==> flow/design.v <==
module fsm(
input logic CLK_50M,
output logic [15:0] audiodata,
input logic [31:0] flash_mem_readdata,
input logic flash_mem_readdatavalid,
input logic reset,
input logic direction,
output logic [6:0] state,
input logic newclock1,
output flash_mem_read,
input logic idle,
output logic [15:0] out,
output [3:0] flash_mem_byteenable
);
parameter [6:0] start = 7'b000_0000;
parameter [6:0] read = 7'b010_0000;
parameter [6:0] waitread = 7'b110_1111;
parameter [6:0] play1 = 7'b101_1111;
parameter [6:0] play2 = 7'b111_1111;
always_ff @ (posedge CLK_50M, posedge reset)
	begin
	if (reset) begin
		state<=start;
		audiodata<=16'b0;
		end
	else 
		begin
		case(state)
		start: if(idle)begin
			state<=read;
			end
			else
			state<=start;
		read:begin
			state<=waitread;
			end
		waitread:begin
			if ( flash_mem_readdatavalid==1'b1) state<= play1;
			end	
		play1:
			begin 
			if (direction)
				begin
				if(newclock1) 
					begin
					state<=start;
					audiodata<= flash_mem_readdata [31:16];
					end
				else 
				audiodata<= flash_mem_readdata [31:16];
				end
			else
				begin 
				if(newclock1) 
					begin
					audiodata<= flash_mem_readdata [15:0];
					state<=play2;
					end
				else
				audiodata<= flash_mem_readdata [15:0];
				end
			end
		play2:
			begin 
			if (direction)
				begin
				if(newclock1) 
					begin
					state<=start;
					audiodata<= flash_mem_readdata [15:0];
					end
				else 
				audiodata<= flash_mem_readdata [15:0];
				end
			else
				begin
				if(newclock1) 
					begin
					state<=start;
					audiodata<= flash_mem_readdata [31:16];
					end
				else 
				audiodata<= flash_mem_readdata [31:16];
				end
			end
		default: state<=start;
		endcase
end 
		end 
assign flash_mem_read=~state[4];
assign flash_mem_byteenable={~state[3],~state[2],~state[1],~state[0]};
assign out =flash_mem_readdata[15:0];
endmodule 
module clockdiv (input logic [31:0] d,input logic [31:0] desiredfreq,input logic clk, input logic rst, output logic reset, output logic newclock);
always_ff @ (posedge clk, posedge rst)
begin
	if (rst)
		begin
		newclock<=1'b0;
		reset<=1'b0;
		end
	else if (d==((32'd25000000/(desiredfreq))-32'd1))
		begin
		newclock<=1'b1;
		reset<=1'b0;
		end
	else if (d>=((32'd50000000/(desiredfreq))-32'b1))
		begin
		newclock<=1'b0;
		reset<=1'b1;
		end
	else
		begin
		newclock<= newclock;
		reset<=1'b0;
		end
end
endmodule
module counter(input logic clk, input logic rst, input logic reset, output logic [31:0] Q);
always_ff @ (posedge clk, posedge rst)
begin 
	if (rst)
		Q<=32'b0;
	else if (reset)
		begin
		Q<=32'b1;
		end
	else
		Q<=Q+32'b1;
end
endmodule
module flipflop #(parameter width = 23)(input logic clk, input logic rst, input logic [width-1:0] d, output logic [width-1:0] q);
always_ff @(posedge clk, posedge rst)
if (rst) q<={width{1'b0}};
else q<=d;
endmodule
module keyboardaddr (input logic [22:0]  currentaddr,
	input logic D, E, B, F, R,
	output logic [1:0] state,
	input logic clk,
	input logic rst,
	input logic en,
output logic idle,
	output logic [22:0] nextaddr
	);
	parameter idleFW = 2'b00;
	parameter idleBW = 2'b01;
	parameter FW = 2'b10;
	parameter BW = 2'b11;
assign idle=state[1];	
	always_ff @ (posedge clk, posedge rst)
	begin
				if (rst) begin
					state<=idleFW;
					nextaddr<=23'b0;
				end
				else if (en)
					case(state)
					idleFW:	 
							if(R) begin		 
								state<=idleFW;
								nextaddr<=1'b0;
								end
							else if(B) begin  
								state<=idleBW;
								nextaddr<=currentaddr;	
								end
							else if(E) begin	 
								state<=FW;
								nextaddr<=currentaddr+1'b1;
								end
							else begin		 
								state<=idleFW;
								nextaddr<=currentaddr;
								end
					idleBW:
							if(R) begin		 
								state<=idleBW;
								nextaddr<=1'b0;
								end
							else if(F) begin		 
								state<=idleFW;
								nextaddr<=currentaddr;	
								end
							else if(B) begin		 
								state<=BW;
								nextaddr<=currentaddr+1'b1;
								end
							else begin		 
								state<=idleBW;
								nextaddr<=currentaddr;
								end
					FW:			
							if(currentaddr==32'h7ffff) begin
						nextaddr<=32'b0;
							end
							else if(R) begin		 
									state<=FW;
									nextaddr<=32'b0;
								end
								else if(B) begin		 
									state<=BW;
									nextaddr<=currentaddr-1'b1;	
								end
								else if(D) begin		 
									state<=idleFW;
									nextaddr<=currentaddr;
								end
								else begin		 
									state<=FW;
									nextaddr<=currentaddr+1'b1;						
								end
					BW:
			if(currentaddr==32'b0) begin
				nextaddr<=32'h7ffff;
				end
							else if(R) begin 
								state<=BW;
								nextaddr<=32'h7ffff;
								end
							else if(F) begin		 
								state<=FW;
								nextaddr<=currentaddr+1'b1;	
								end
							else if(D) begin		 
								state<=idleBW;
								nextaddr<=currentaddr;
								end
							else begin		 
								state<=BW;
								nextaddr<=currentaddr-1'b1;
								end
						default: state<= idleFW;
				endcase
			end
endmodule
module vDFF(clk, rst, en, in, out);
	input logic clk;
	input logic rst;
	input logic en;
	input logic [22:0] in;
	output logic [22:0] out;
	always_ff @(posedge clk, posedge rst)
		if (rst) out<=23'b0;
		else if (en) out<=in;
endmodule 
module keyboardint(kbd, D,E,B,F,R);
	input logic [7:0] kbd;
	output D,E,B,F,R;
parameter character_B =8'h42;
parameter character_D =8'h44;
parameter character_E =8'h45;
parameter character_F =8'h46;
parameter character_R =8'h52;
parameter character_lowercase_b= 8'h62;
parameter character_lowercase_d= 8'h64;
parameter character_lowercase_e= 8'h65;
parameter character_lowercase_f= 8'h66;
parameter character_lowercase_r= 8'h72;
		assign D = (character_D == kbd)| (character_lowercase_d == kbd);
		assign E = (character_E == kbd)| (character_lowercase_e == kbd);
		assign B = (character_B == kbd)| (character_lowercase_b == kbd);
		assign F = (character_F == kbd)| (character_lowercase_f == kbd);
		assign R = (character_R == kbd)| (character_lowercase_r == kbd);
endmodule
module keyintegration(clk,rst,addvalue,prevaddvalue,keys);
	input logic clk;
	input logic rst;
	input logic [2:0] keys;
	output logic [31:0] addvalue;
	input logic [31:0] prevaddvalue;
	always_ff @(posedge clk, posedge rst)begin
			if(rst) begin
				addvalue<=0;
			end
			else if(keys[2]) begin
				addvalue<=0;
			end
			else if(keys[1]) begin
				addvalue<=prevaddvalue+32'd1000;
			end
			else if(keys[0]) begin
				addvalue<=prevaddvalue-32'd1000;
			end
			else begin
				addvalue<=prevaddvalue;
			end
		end
endmodule
`default_nettype none
module ipod_player(
    input  logic        clk,
    input  logic        reset,
    input  logic [7:0]  kbd_ascii,
    input  logic        speed_up,
    input  logic        speed_down,
    input  logic        speed_reset,
    input  logic        direction,
    input  logic [31:0] flash_readdata,
    input  logic        flash_readdatavalid,
    output logic        flash_read,
    output logic [3:0]  flash_byteenable,
    output logic [22:0] flash_address,
    output logic [15:0] audio_data,
    output logic        sample_clk
);
logic D,B,E,F,R;
logic [1:0] state2;
logic idle;
logic [6:0] state;
logic [15:0] out;
logic [22:0] nextaddress;
logic [22:0] currentaddress;
logic newclock1;
logic newclock1_q;
logic addr_en;
logic [31:0] d1;
logic resetcounter1;
logic [31:0] prevaddvalue;
logic [31:0] addvalue;
logic edgeclock1;
keyintegration speedcontrol(.clk(clk),.rst(reset),.addvalue(addvalue),.prevaddvalue(prevaddvalue),.keys({speed_reset,speed_up,speed_down}));
flipflop #(32) addvalueff (.clk(clk), .rst(reset), .d(addvalue), .q(prevaddvalue));
clockdiv div1 (.d(d1),.desiredfreq(32'd22000+addvalue),.clk(clk),.rst(reset),.reset(resetcounter1),.newclock(newclock1));
counter counter1 (.clk(clk), .rst(reset), .reset(resetcounter1), .Q(d1));
always_ff @(posedge clk, posedge reset)
    if (reset) newclock1_q <= 1'b0;
    else       newclock1_q <= newclock1;
assign addr_en = newclock1 & ~newclock1_q;
keyboardaddr addressset (.currentaddr(currentaddress),.clk(clk),.rst(reset),.en(addr_en),.idle(idle),.state(state2),.D(D),.E(E),.B(B),.F(F),.R(R),.nextaddr(nextaddress));
keyboardint keyboardinput (.kbd(kbd_ascii), .D(D), .E(E), .B(B), .F(F), .R(R));
vDFF addrVDFF(.clk(clk),.rst(reset),.en(addr_en),.in(nextaddress),.out(currentaddress));
doublesync newclock_doublsync(.indata(newclock1), .outdata(edgeclock1), .clk(clk), .reset(reset));
fsm flash(
.CLK_50M(clk),
.direction(direction),
.audiodata(audio_data),
.flash_mem_readdata(flash_readdata),
.flash_mem_readdatavalid(flash_readdatavalid),
.reset(reset),
.state(state),
.out(out),
.idle(idle),
.newclock1(edgeclock1),
.flash_mem_byteenable(flash_byteenable),
.flash_mem_read(flash_read)
);
assign flash_address = currentaddress[22:0];
assign sample_clk = newclock1;
endmodule
module doublesync(input logic indata, input logic clk, input logic reset, output logic outdata);
logic reg1;
always_ff @(posedge clk, posedge reset)
    if (reset) begin
        reg1 <= 1'b0;
        outdata <= 1'b0;
    end else begin
        reg1 <= indata;
        outdata <= reg1;
    end
endmodule
`default_nettype wire
# From RTL to reports: ipod_player
# Tool output for the design above before and after an edit, in the order of the flow.
# "before" refers to lines of the RTL above, "after" to lines of the edited file.
# "diff": "after" minus "before" as printed here.
# Cell names lack the library's common part.
# The mark - stands for no value.
[inputs]
design = "ipod_player"
clk_port = "clk"
lib = "sky130hd"
pvt_corner = "tt_025C_1v80"

# The edit
# Unified diff, file above to edited file.
# The edited RTL no longer does the same as the RTL above: the edit was made by script, with no optimisation intended.
# begin of diff
@@ -297,5 +297,5 @@
     input  logic        speed_reset,
     input  logic        direction,
-    input  logic [31:0] flash_readdata,
+    input  logic [31:0] flash_readdata_ext,
     input  logic        flash_readdatavalid,
     output logic        flash_read,
@@ -305,4 +305,6 @@
     output logic        sample_clk
 );
+logic [31:0] flash_readdata;
+always_ff @(posedge clk) flash_readdata <= flash_readdata_ext;
 logic D,B,E,F,R;
 logic [1:0] state2;
# end of diff

# After elaboration
# Counts by Yosys on the flattened word-level netlist (proc, flatten, opt, wreduce; memories kept). Register bits leave out memories and registers merged into their read ports (data or address). Print and check cells are left out. Cells with the same type and inputs are merged into one.
[classes]
columns = ["item", "before", "after", "diff"]
rows = [
  ["n_addsub", 8, 8, 0],
  ["div_mod_pow", 2, 2, 0],
  ["n_cmp", 1, 1, 0],
  ["eq_ne", 23, 23, 0],
  ["muxes", 47, 47, 0],
  ["bitwise", 12, 12, 0],
  ["reduce_and_logical", 8, 8, 0],
]
# Operator kinds equal on both sides are left out: 40.
[bits]
columns = ["item", "before", "after", "diff"]
rows = [
  ["ff_bits", 171, 203, 32],
  ["inputBits", 47, 47, 0],
  ["output_inout_bits", 45, 45, 0],
  ["word_cells", 113, 114, 1],
]

# Logic depth
# Longest topological path by Yosys (ltp), each cell counted once; first at word level (registers and memories cut), then after technology mapping (sequential cells cut; the memories' decode and read muxes count).
[depth]
columns = ["item", "before", "after", "diff"]
rows = [
  ["word_depth", 7, 7, 0],
  ["ABC_AREA", "0", "0", "-"],
  ["mapped_depth", 392, 389, -3],
  ["depth_no_buf", 346, 347, 1],
]

# After synthesis
# Source: synth_stat.txt of the flow (Yosys; design flattened, memories mapped). It holds for the ABC_AREA given above (unset counts as 0); a run with the other value may have another netlist.
[by_type]
columns = ["cell_type", "before", "after", "diff"]
rows = [
  ["nand2_1", 1099, 1161, 62],
  ["nand3_1", 300, 339, 39],
  ["clkbuf_1", 268, 302, 34],
  ["or2_2", 69, 102, 33],
  ["or3_1", 139, 171, 32],
  ["dfxtp_1", 0, 32, 32],
  ["a211oi_1", 98, 129, 31],
  ["and3_1", 130, 155, 25],
  ["o21bai_1", 84, 109, 25],
  ["o21ai_0", 712, 735, 23],
  ["a21o_1", 402, 379, -23],
  ["and2_1", 73, 94, 21],
  ["nand2b_1", 162, 182, 20],
  ["o31ai_1", 106, 126, 20],
  ["mux2i_1", 74, 94, 20],
  ["nor2_1", 1198, 1181, -17],
  ["a31oi_1", 154, 171, 17],
  ["o21a_1", 249, 233, -16],
]
# Cell types equal on both sides are left out: 16.
# The list need not be complete.
[mapped]
columns = ["item", "before", "after", "diff"]
rows = [
  ["cell_count", 10524, 10985, 461],
  ["area_um2", 71682.5, 75125.8, 3443.3],
  ["sequential_area_um2", 4279.1, 4919.7, 640.6],
  ["ffs", 171, 203, 32],
  ["buf_cells", 390, 420, 30],
]
# The figures by module come from a second, unflattened synthesis with its own total; it is not the netlist above.
[unflattened]
columns = ["item", "before", "after", "diff"]
rows = [
  ["hier_cells", 10689, 10721, 32],
  ["area_unflattened_um2", 73663.1, 74303.8, 640.7],
]
# Each row is one instance without its submodules.
[modules_before]
columns = ["mod", "instances", "n_cells", "area_um2", "seq_area_um2"]
rows = [
  ["clockdiv", 1, 9383, 62319.8, 50.0],
  ["keyboardaddr", 1, 556, 3792.4, 625.6],
  ["keyintegration", 1, 242, 2109.5, 800.8],
  ["counter", 1, 166, 1614.0, 800.8],
  ["fsm", 1, 150, 1357.6, 575.6],
  ["vDFF", 1, 49, 860.8, 575.6],
  ["flipflop (width=32)", 1, 33, 804.5, 800.8],
  ["ipod_player", 1, 98, 680.7, 25.0],
  ["keyboardint", 1, 9, 70.1, 0.0],
  ["doublesync", 1, 3, 53.8, 50.0],
]
[modules_after]
columns = ["mod", "instances", "n_cells", "area_um2", "seq_area_um2"]
rows = [
  ["clockdiv", 1, 9383, 62319.8, 50.0],
  ["keyboardaddr", 1, 556, 3792.4, 625.6],
  ["keyintegration", 1, 242, 2109.5, 800.8],
  ["counter", 1, 166, 1614.0, 800.8],
  ["fsm", 1, 150, 1357.6, 575.6],
  ["ipod_player", 1, 130, 1321.3, 665.6],
  ["vDFF", 1, 49, 860.8, 575.6],
  ["flipflop (width=32)", 1, 33, 804.5, 800.8],
  ["keyboardint", 1, 9, 70.1, 0.0],
  ["doublesync", 1, 3, 53.8, 50.0],
]

# Worst setup path after synthesis
# OpenSTA on the mapped netlist: ideal clock, no wires. The path of least setup slack (recovery checks aside). Input and output delay are each 20% of the period. Register names are those of the netlist, which keeps one name where synthesis merged equal registers.
[synth_timing]
columns = ["item", "before", "after", "diff"]
rows = [
  ["kind", "register to register", "register to register", "-"],
  ["from", "register speedcontrol.addvalue[4]", "register speedcontrol.addvalue[4]", "-"],
  ["to", "register div1.newclock", "register div1.newclock", "-"],
  ["period_ps", 100000, 100000, 0],
  ["setup_time_ps", 65, 64, -1],
  ["launch_ps", 0, 0, 0],
  ["arrival_ps", 82974, 80982, -1992],
  ["t_required_ps", 99935, 99936, 1],
  ["slack_ps", 16961, 18954, 1993],
  ["delay_ps", 83039, 81046, -1993],
  ["path_stages", 359, 357, -2],
  ["n_path_buf", 52, 60, 8],
  ["period_less_setup_slack_ps", 83039, 81046, -1993],
]
# "delay_ps" is the arrival time less input delay plus setup time.
# "path_stages" counts driving pins, that of a launching flip-flop among them; a cell with two outputs on the path counts twice.
# "period_less_setup_slack_ps" = period - worst setup slack (recovery checks aside). The figure is calculated, with input and output delays left at 20% of the set period.
# Between the ends stands the longest chain of elaborated cells between them, by number of cells; it is not shown to be the way that was timed. Of several equally long chains one is given.
# A line is the first line of the expression or statement that the cell stems from. Yosys adds cells for indexed reads and writes and turns some case tables into memories.
# A register here has more assigning lines than the two given.
[synth_via_before]
cell_sequence = "dfrtp_1 -> clkbuf_1 -> inv_1 -> ha_1 -> buf_2 -> or4b_4 -> a2111o_1 -> nand4_1 -> xor2_1 -> nand4_2 -> or4_1 -> nor4_1 -> o211ai_1 -> nor2_1 -> ha_1 -> nor2_1 -> a2111oi_0 -> a311oi_1 -> [... 323 more ...] -> nor2_1 -> ha_1 -> ha_1 -> a21o_1 -> a21o_1 -> a21o_1 -> a21o_1 -> a21o_1 -> a21o_1 -> a21o_1 -> a21o_1 -> a21o_1 -> a21oi_1 -> o21ai_0 -> a221oi_1 -> o31ai_1 -> a221oi_1 -> a21o_1"
elab_chain_cells = 6
cone_cells = 10
cone_lines = 3
classes_between = "3 x add/sub; 2 x div; 1 x compare; 1 x eq/ne; 2 x mux; 1 x reduce/logical"
[synth_rtl_before]
columns = ["item", "line_no", "rtl"]
rows = [
  ["start: declaration", 270, "output logic [31:0] addvalue;"],
  ["start: assignment", 280, "addvalue<=prevaddvalue+32'd1000;"],
  ["start: assignment", 283, "addvalue<=prevaddvalue-32'd1000;"],
  ["15-bit by 32-bit adder with 32-bit output", 324, "clockdiv div1 (.d(d1),.desiredfreq(32'd22000+addvalue),.clk(clk),.rst(reset),.reset(resetcounter1),.newclock(n ..."],
  ["26-bit by 32-bit divider with 32-bit output", 107, "else if (d>=((32'd50000000/(desiredfreq))-32'b1))"],
  ["32-bit by 1-bit subtractor with 32-bit output", 107, ""],
  ["32-bit >= comparator", 107, ""],
  ["1-bit 2-to-1 mux", 107, ""],
  ["1-bit 2-to-1 mux", 102, "else if (d==((32'd25000000/(desiredfreq))-32'd1))"],
  ["end: assignment", 104, "newclock<=1'b1;"],
  ["end: assignment", 114, "newclock<= newclock;"],
  ["end: declaration", 94, "module clockdiv (input logic [31:0] d,input logic [31:0] desiredfreq,input logic clk, input logic rst, output ..."],
]
[synth_via_after]
cell_sequence = "dfrtp_1 -> buf_2 -> nor2_1 -> and3_1 -> buf_2 -> o211a_1 -> nor3_1 -> and3_1 -> buf_2 -> nand4_2 -> buf_2 -> buf_2 -> buf_1 -> clkbuf_1 -> or3_1 -> nor3_1 -> ha_1 -> a21oi_1 -> [... 321 more ...] -> o21ai_0 -> ha_1 -> ha_1 -> a21o_1 -> a21o_1 -> a21o_1 -> a21o_1 -> a21o_1 -> a21o_1 -> a21o_1 -> a21o_1 -> a21o_1 -> a2111oi_0 -> nor4_1 -> a2111oi_0 -> o21ai_0 -> a31oi_1 -> a21o_1"
elab_chain_cells = 6
cone_cells = 10
cone_lines = 3
classes_between = "3 x add/sub; 2 x div; 1 x compare; 1 x eq/ne; 2 x mux; 1 x reduce/logical"
[synth_rtl_after]
columns = ["item", "line_no", "rtl"]
rows = [
  ["start: declaration", 270, "output logic [31:0] addvalue;"],
  ["start: assignment", 280, "addvalue<=prevaddvalue+32'd1000;"],
  ["start: assignment", 283, "addvalue<=prevaddvalue-32'd1000;"],
  ["15-bit by 32-bit adder with 32-bit output", 326, "clockdiv div1 (.d(d1),.desiredfreq(32'd22000+addvalue),.clk(clk),.rst(reset),.reset(resetcounter1),.newclock(n ..."],
  ["26-bit by 32-bit divider with 32-bit output", 107, "else if (d>=((32'd50000000/(desiredfreq))-32'b1))"],
  ["32-bit by 1-bit subtractor with 32-bit output", 107, ""],
  ["32-bit >= comparator", 107, ""],
  ["1-bit 2-to-1 mux", 107, ""],
  ["1-bit 2-to-1 mux", 102, "else if (d==((32'd25000000/(desiredfreq))-32'd1))"],
  ["end: assignment", 104, "newclock<=1'b1;"],
  ["end: assignment", 114, "newclock<= newclock;"],
  ["end: declaration", 94, "module clockdiv (input logic [31:0] d,input logic [31:0] desiredfreq,input logic clk, input logic rst, output ..."],
]

# Worst path after layout
# From the final timing report of each run of pair 1: the path of least setup slack in the routed layout; clock arrival at registers is part of the times.
# The report prints the path's times to 10 ps; the period is as set.
[layout_timing]
columns = ["item", "before", "after", "diff"]
rows = [
  ["kind", "register to register", "register to register", "-"],
  ["from", "register speedcontrol.addvalue[4]", "register speedcontrol.addvalue[4]", "-"],
  ["to", "register div1.newclock", "register div1.newclock", "-"],
  ["period_ps", 93100, 93100, 0],
  ["setup_time_ps", 60, 60, 0],
  ["launch_ps", 460, 570, 110],
  ["arrival_ps", 84130, 84920, 790],
  ["t_required_ps", 93520, 93610, 90],
  ["slack_ps", 9390, 8690, -700],
  ["path_stages", 357, 336, -21],
  ["n_path_buf", 41, 29, -12],
]
# Between the ends stands the longest chain of elaborated cells between them, by number of cells; it is not shown to be the way that was timed. Of several equally long chains one is given.
# A register here has more assigning lines than the two given.
[layout_via_before]
cell_sequence = "dfrtp_4 -> inv_1 -> ha_4 -> or4b_4 -> a2111o_1 -> nand4_1 -> xor2_4 -> buf_12 -> nand4_2 -> buf_4 -> or4_1 -> nor4_4 -> o211ai_1 -> nor2_1 -> ha_1 -> nor2_1 -> a2111oi_1 -> a311oi_1 -> [... 321 more ...] -> buf_4 -> nand2_1 -> nor2_1 -> nor2_1 -> ha_1 -> a21o_1 -> a21o_1 -> a21o_1 -> a21o_1 -> a21o_1 -> a21oi_1 -> buf_4 -> o21ai_0 -> a221oi_1 -> buf_4 -> o31ai_1 -> a221oi_2 -> a21o_1"
elab_chain_cells = 6
cone_cells = 10
cone_lines = 3
classes_between = "3 x add/sub; 2 x div; 1 x compare; 1 x eq/ne; 2 x mux; 1 x reduce/logical"
[layout_rtl_before]
columns = ["item", "line_no", "rtl"]
rows = [
  ["start: declaration", 270, "output logic [31:0] addvalue;"],
  ["start: assignment", 280, "addvalue<=prevaddvalue+32'd1000;"],
  ["start: assignment", 283, "addvalue<=prevaddvalue-32'd1000;"],
  ["15-bit by 32-bit adder with 32-bit output", 324, "clockdiv div1 (.d(d1),.desiredfreq(32'd22000+addvalue),.clk(clk),.rst(reset),.reset(resetcounter1),.newclock(n ..."],
  ["26-bit by 32-bit divider with 32-bit output", 107, "else if (d>=((32'd50000000/(desiredfreq))-32'b1))"],
  ["32-bit by 1-bit subtractor with 32-bit output", 107, ""],
  ["32-bit >= comparator", 107, ""],
  ["1-bit 2-to-1 mux", 107, ""],
  ["1-bit 2-to-1 mux", 102, "else if (d==((32'd25000000/(desiredfreq))-32'd1))"],
  ["end: assignment", 104, "newclock<=1'b1;"],
  ["end: assignment", 114, "newclock<= newclock;"],
  ["end: declaration", 94, "module clockdiv (input logic [31:0] d,input logic [31:0] desiredfreq,input logic clk, input logic rst, output ..."],
]
[layout_via_after]
cell_sequence = "dfrtp_4 -> inv_1 -> ha_4 -> or4b_1 -> a22o_1 -> xnor2_4 -> inv_4 -> o211a_2 -> nand3_1 -> buf_4 -> or3_1 -> nor3_1 -> ha_1 -> a21oi_2 -> mux2i_1 -> nor2_1 -> ha_1 -> nand2_1 -> [... 300 more ...] -> buf_4 -> ha_1 -> buf_4 -> and4_1 -> buf_4 -> and2_1 -> nand2_1 -> xnor2_1 -> buf_4 -> ha_1 -> a21o_1 -> a21o_1 -> a2111oi_0 -> nor4_1 -> a2111oi_0 -> o21ai_0 -> a31oi_1 -> a21o_1"
elab_chain_cells = 6
cone_cells = 10
cone_lines = 3
classes_between = "3 x add/sub; 2 x div; 1 x compare; 1 x eq/ne; 2 x mux; 1 x reduce/logical"
[layout_rtl_after]
columns = ["item", "line_no", "rtl"]
rows = [
  ["start: declaration", 270, "output logic [31:0] addvalue;"],
  ["start: assignment", 280, "addvalue<=prevaddvalue+32'd1000;"],
  ["start: assignment", 283, "addvalue<=prevaddvalue-32'd1000;"],
  ["15-bit by 32-bit adder with 32-bit output", 326, "clockdiv div1 (.d(d1),.desiredfreq(32'd22000+addvalue),.clk(clk),.rst(reset),.reset(resetcounter1),.newclock(n ..."],
  ["26-bit by 32-bit divider with 32-bit output", 107, "else if (d>=((32'd50000000/(desiredfreq))-32'b1))"],
  ["32-bit by 1-bit subtractor with 32-bit output", 107, ""],
  ["32-bit >= comparator", 107, ""],
  ["1-bit 2-to-1 mux", 107, ""],
  ["1-bit 2-to-1 mux", 102, "else if (d==((32'd25000000/(desiredfreq))-32'd1))"],
  ["end: assignment", 104, "newclock<=1'b1;"],
  ["end: assignment", 114, "newclock<= newclock;"],
  ["end: declaration", 94, "module clockdiv (input logic [31:0] d,input logic [31:0] desiredfreq,input logic clk, input logic rst, output ..."],
]

# Layout results
# Runs of the flow (Yosys, OpenROAD) on both versions; the two runs of a pair have the same settings. The constraints put input and output delay at 20% of the set period each and load the outputs with 0.01 pF.
[flow_settings_pair_1]
CORE_UTILIZATION = 40
SETUP_SLACK_MARGIN = 5
period_ns = 93.1
CAP_MARGIN = 20
CORE_MARGIN = 2
SLEW_MARGIN = 20
[results_pair_1]
columns = ["item", "before", "after", "diff"]
rows = [
  ["yosys_chip_area_um2", 71682.5, 75125.8, 3443.3],
  ["design_die_area_um2", 182607.0, 191297.0, 8690.0],
  ["cell_area_final_um2", 86817.0, 87272.5, 455.5],
  ["utilization_frac", 0.487, 0.466, -0.021],
  ["setup_ws_ps", 9385, 8687, -698],
  ["total_negative_slack_ps", 0, 0, 0],
  ["timing.hold.ws_ps", 403, 405, 2],
  ["period_less_ws_ps", 83715, 84413, 698],
]
[flow_settings_pair_2]
ABC_AREA = 0
CELL_PAD_IN_SITES_GLOBAL_PLACEMENT = 2
CORE_UTILIZATION = 36
CTS_CLUSTER_SIZE = 67
GPL_ROUTABILITY_DRIVEN = 1
GPL_TIMING_DRIVEN = 1
MAX_ROUTING_LAYER = "met4"
PLACE_DENSITY_LB_ADDON = 0.03
period_ns = 81.8
CAP_MARGIN = 20
CORE_MARGIN = 2
SLEW_MARGIN = 20
[results_pair_2]
columns = ["item", "before", "after", "diff"]
rows = [
  ["yosys_chip_area_um2", 71682.5, 75125.8, 3443.3],
  ["design_die_area_um2", 202703.0, 212355.0, 9652.0],
  ["cell_area_final_um2", 81471.9, 84268.3, 2796.4],
  ["utilization_frac", 0.412, 0.407, -0.005],
  ["setup_ws_ps", 3654, 3976, 322],
  ["total_negative_slack_ps", 0, 0, 0],
  ["timing.hold.ws_ps", 420, 419, -1],
  ["period_less_ws_ps", 78146, 77824, -322],
]
# "period_less_ws_ps" = clock period - worst setup slack. The figure is calculated, with input and output delays left at 20% of the set period.
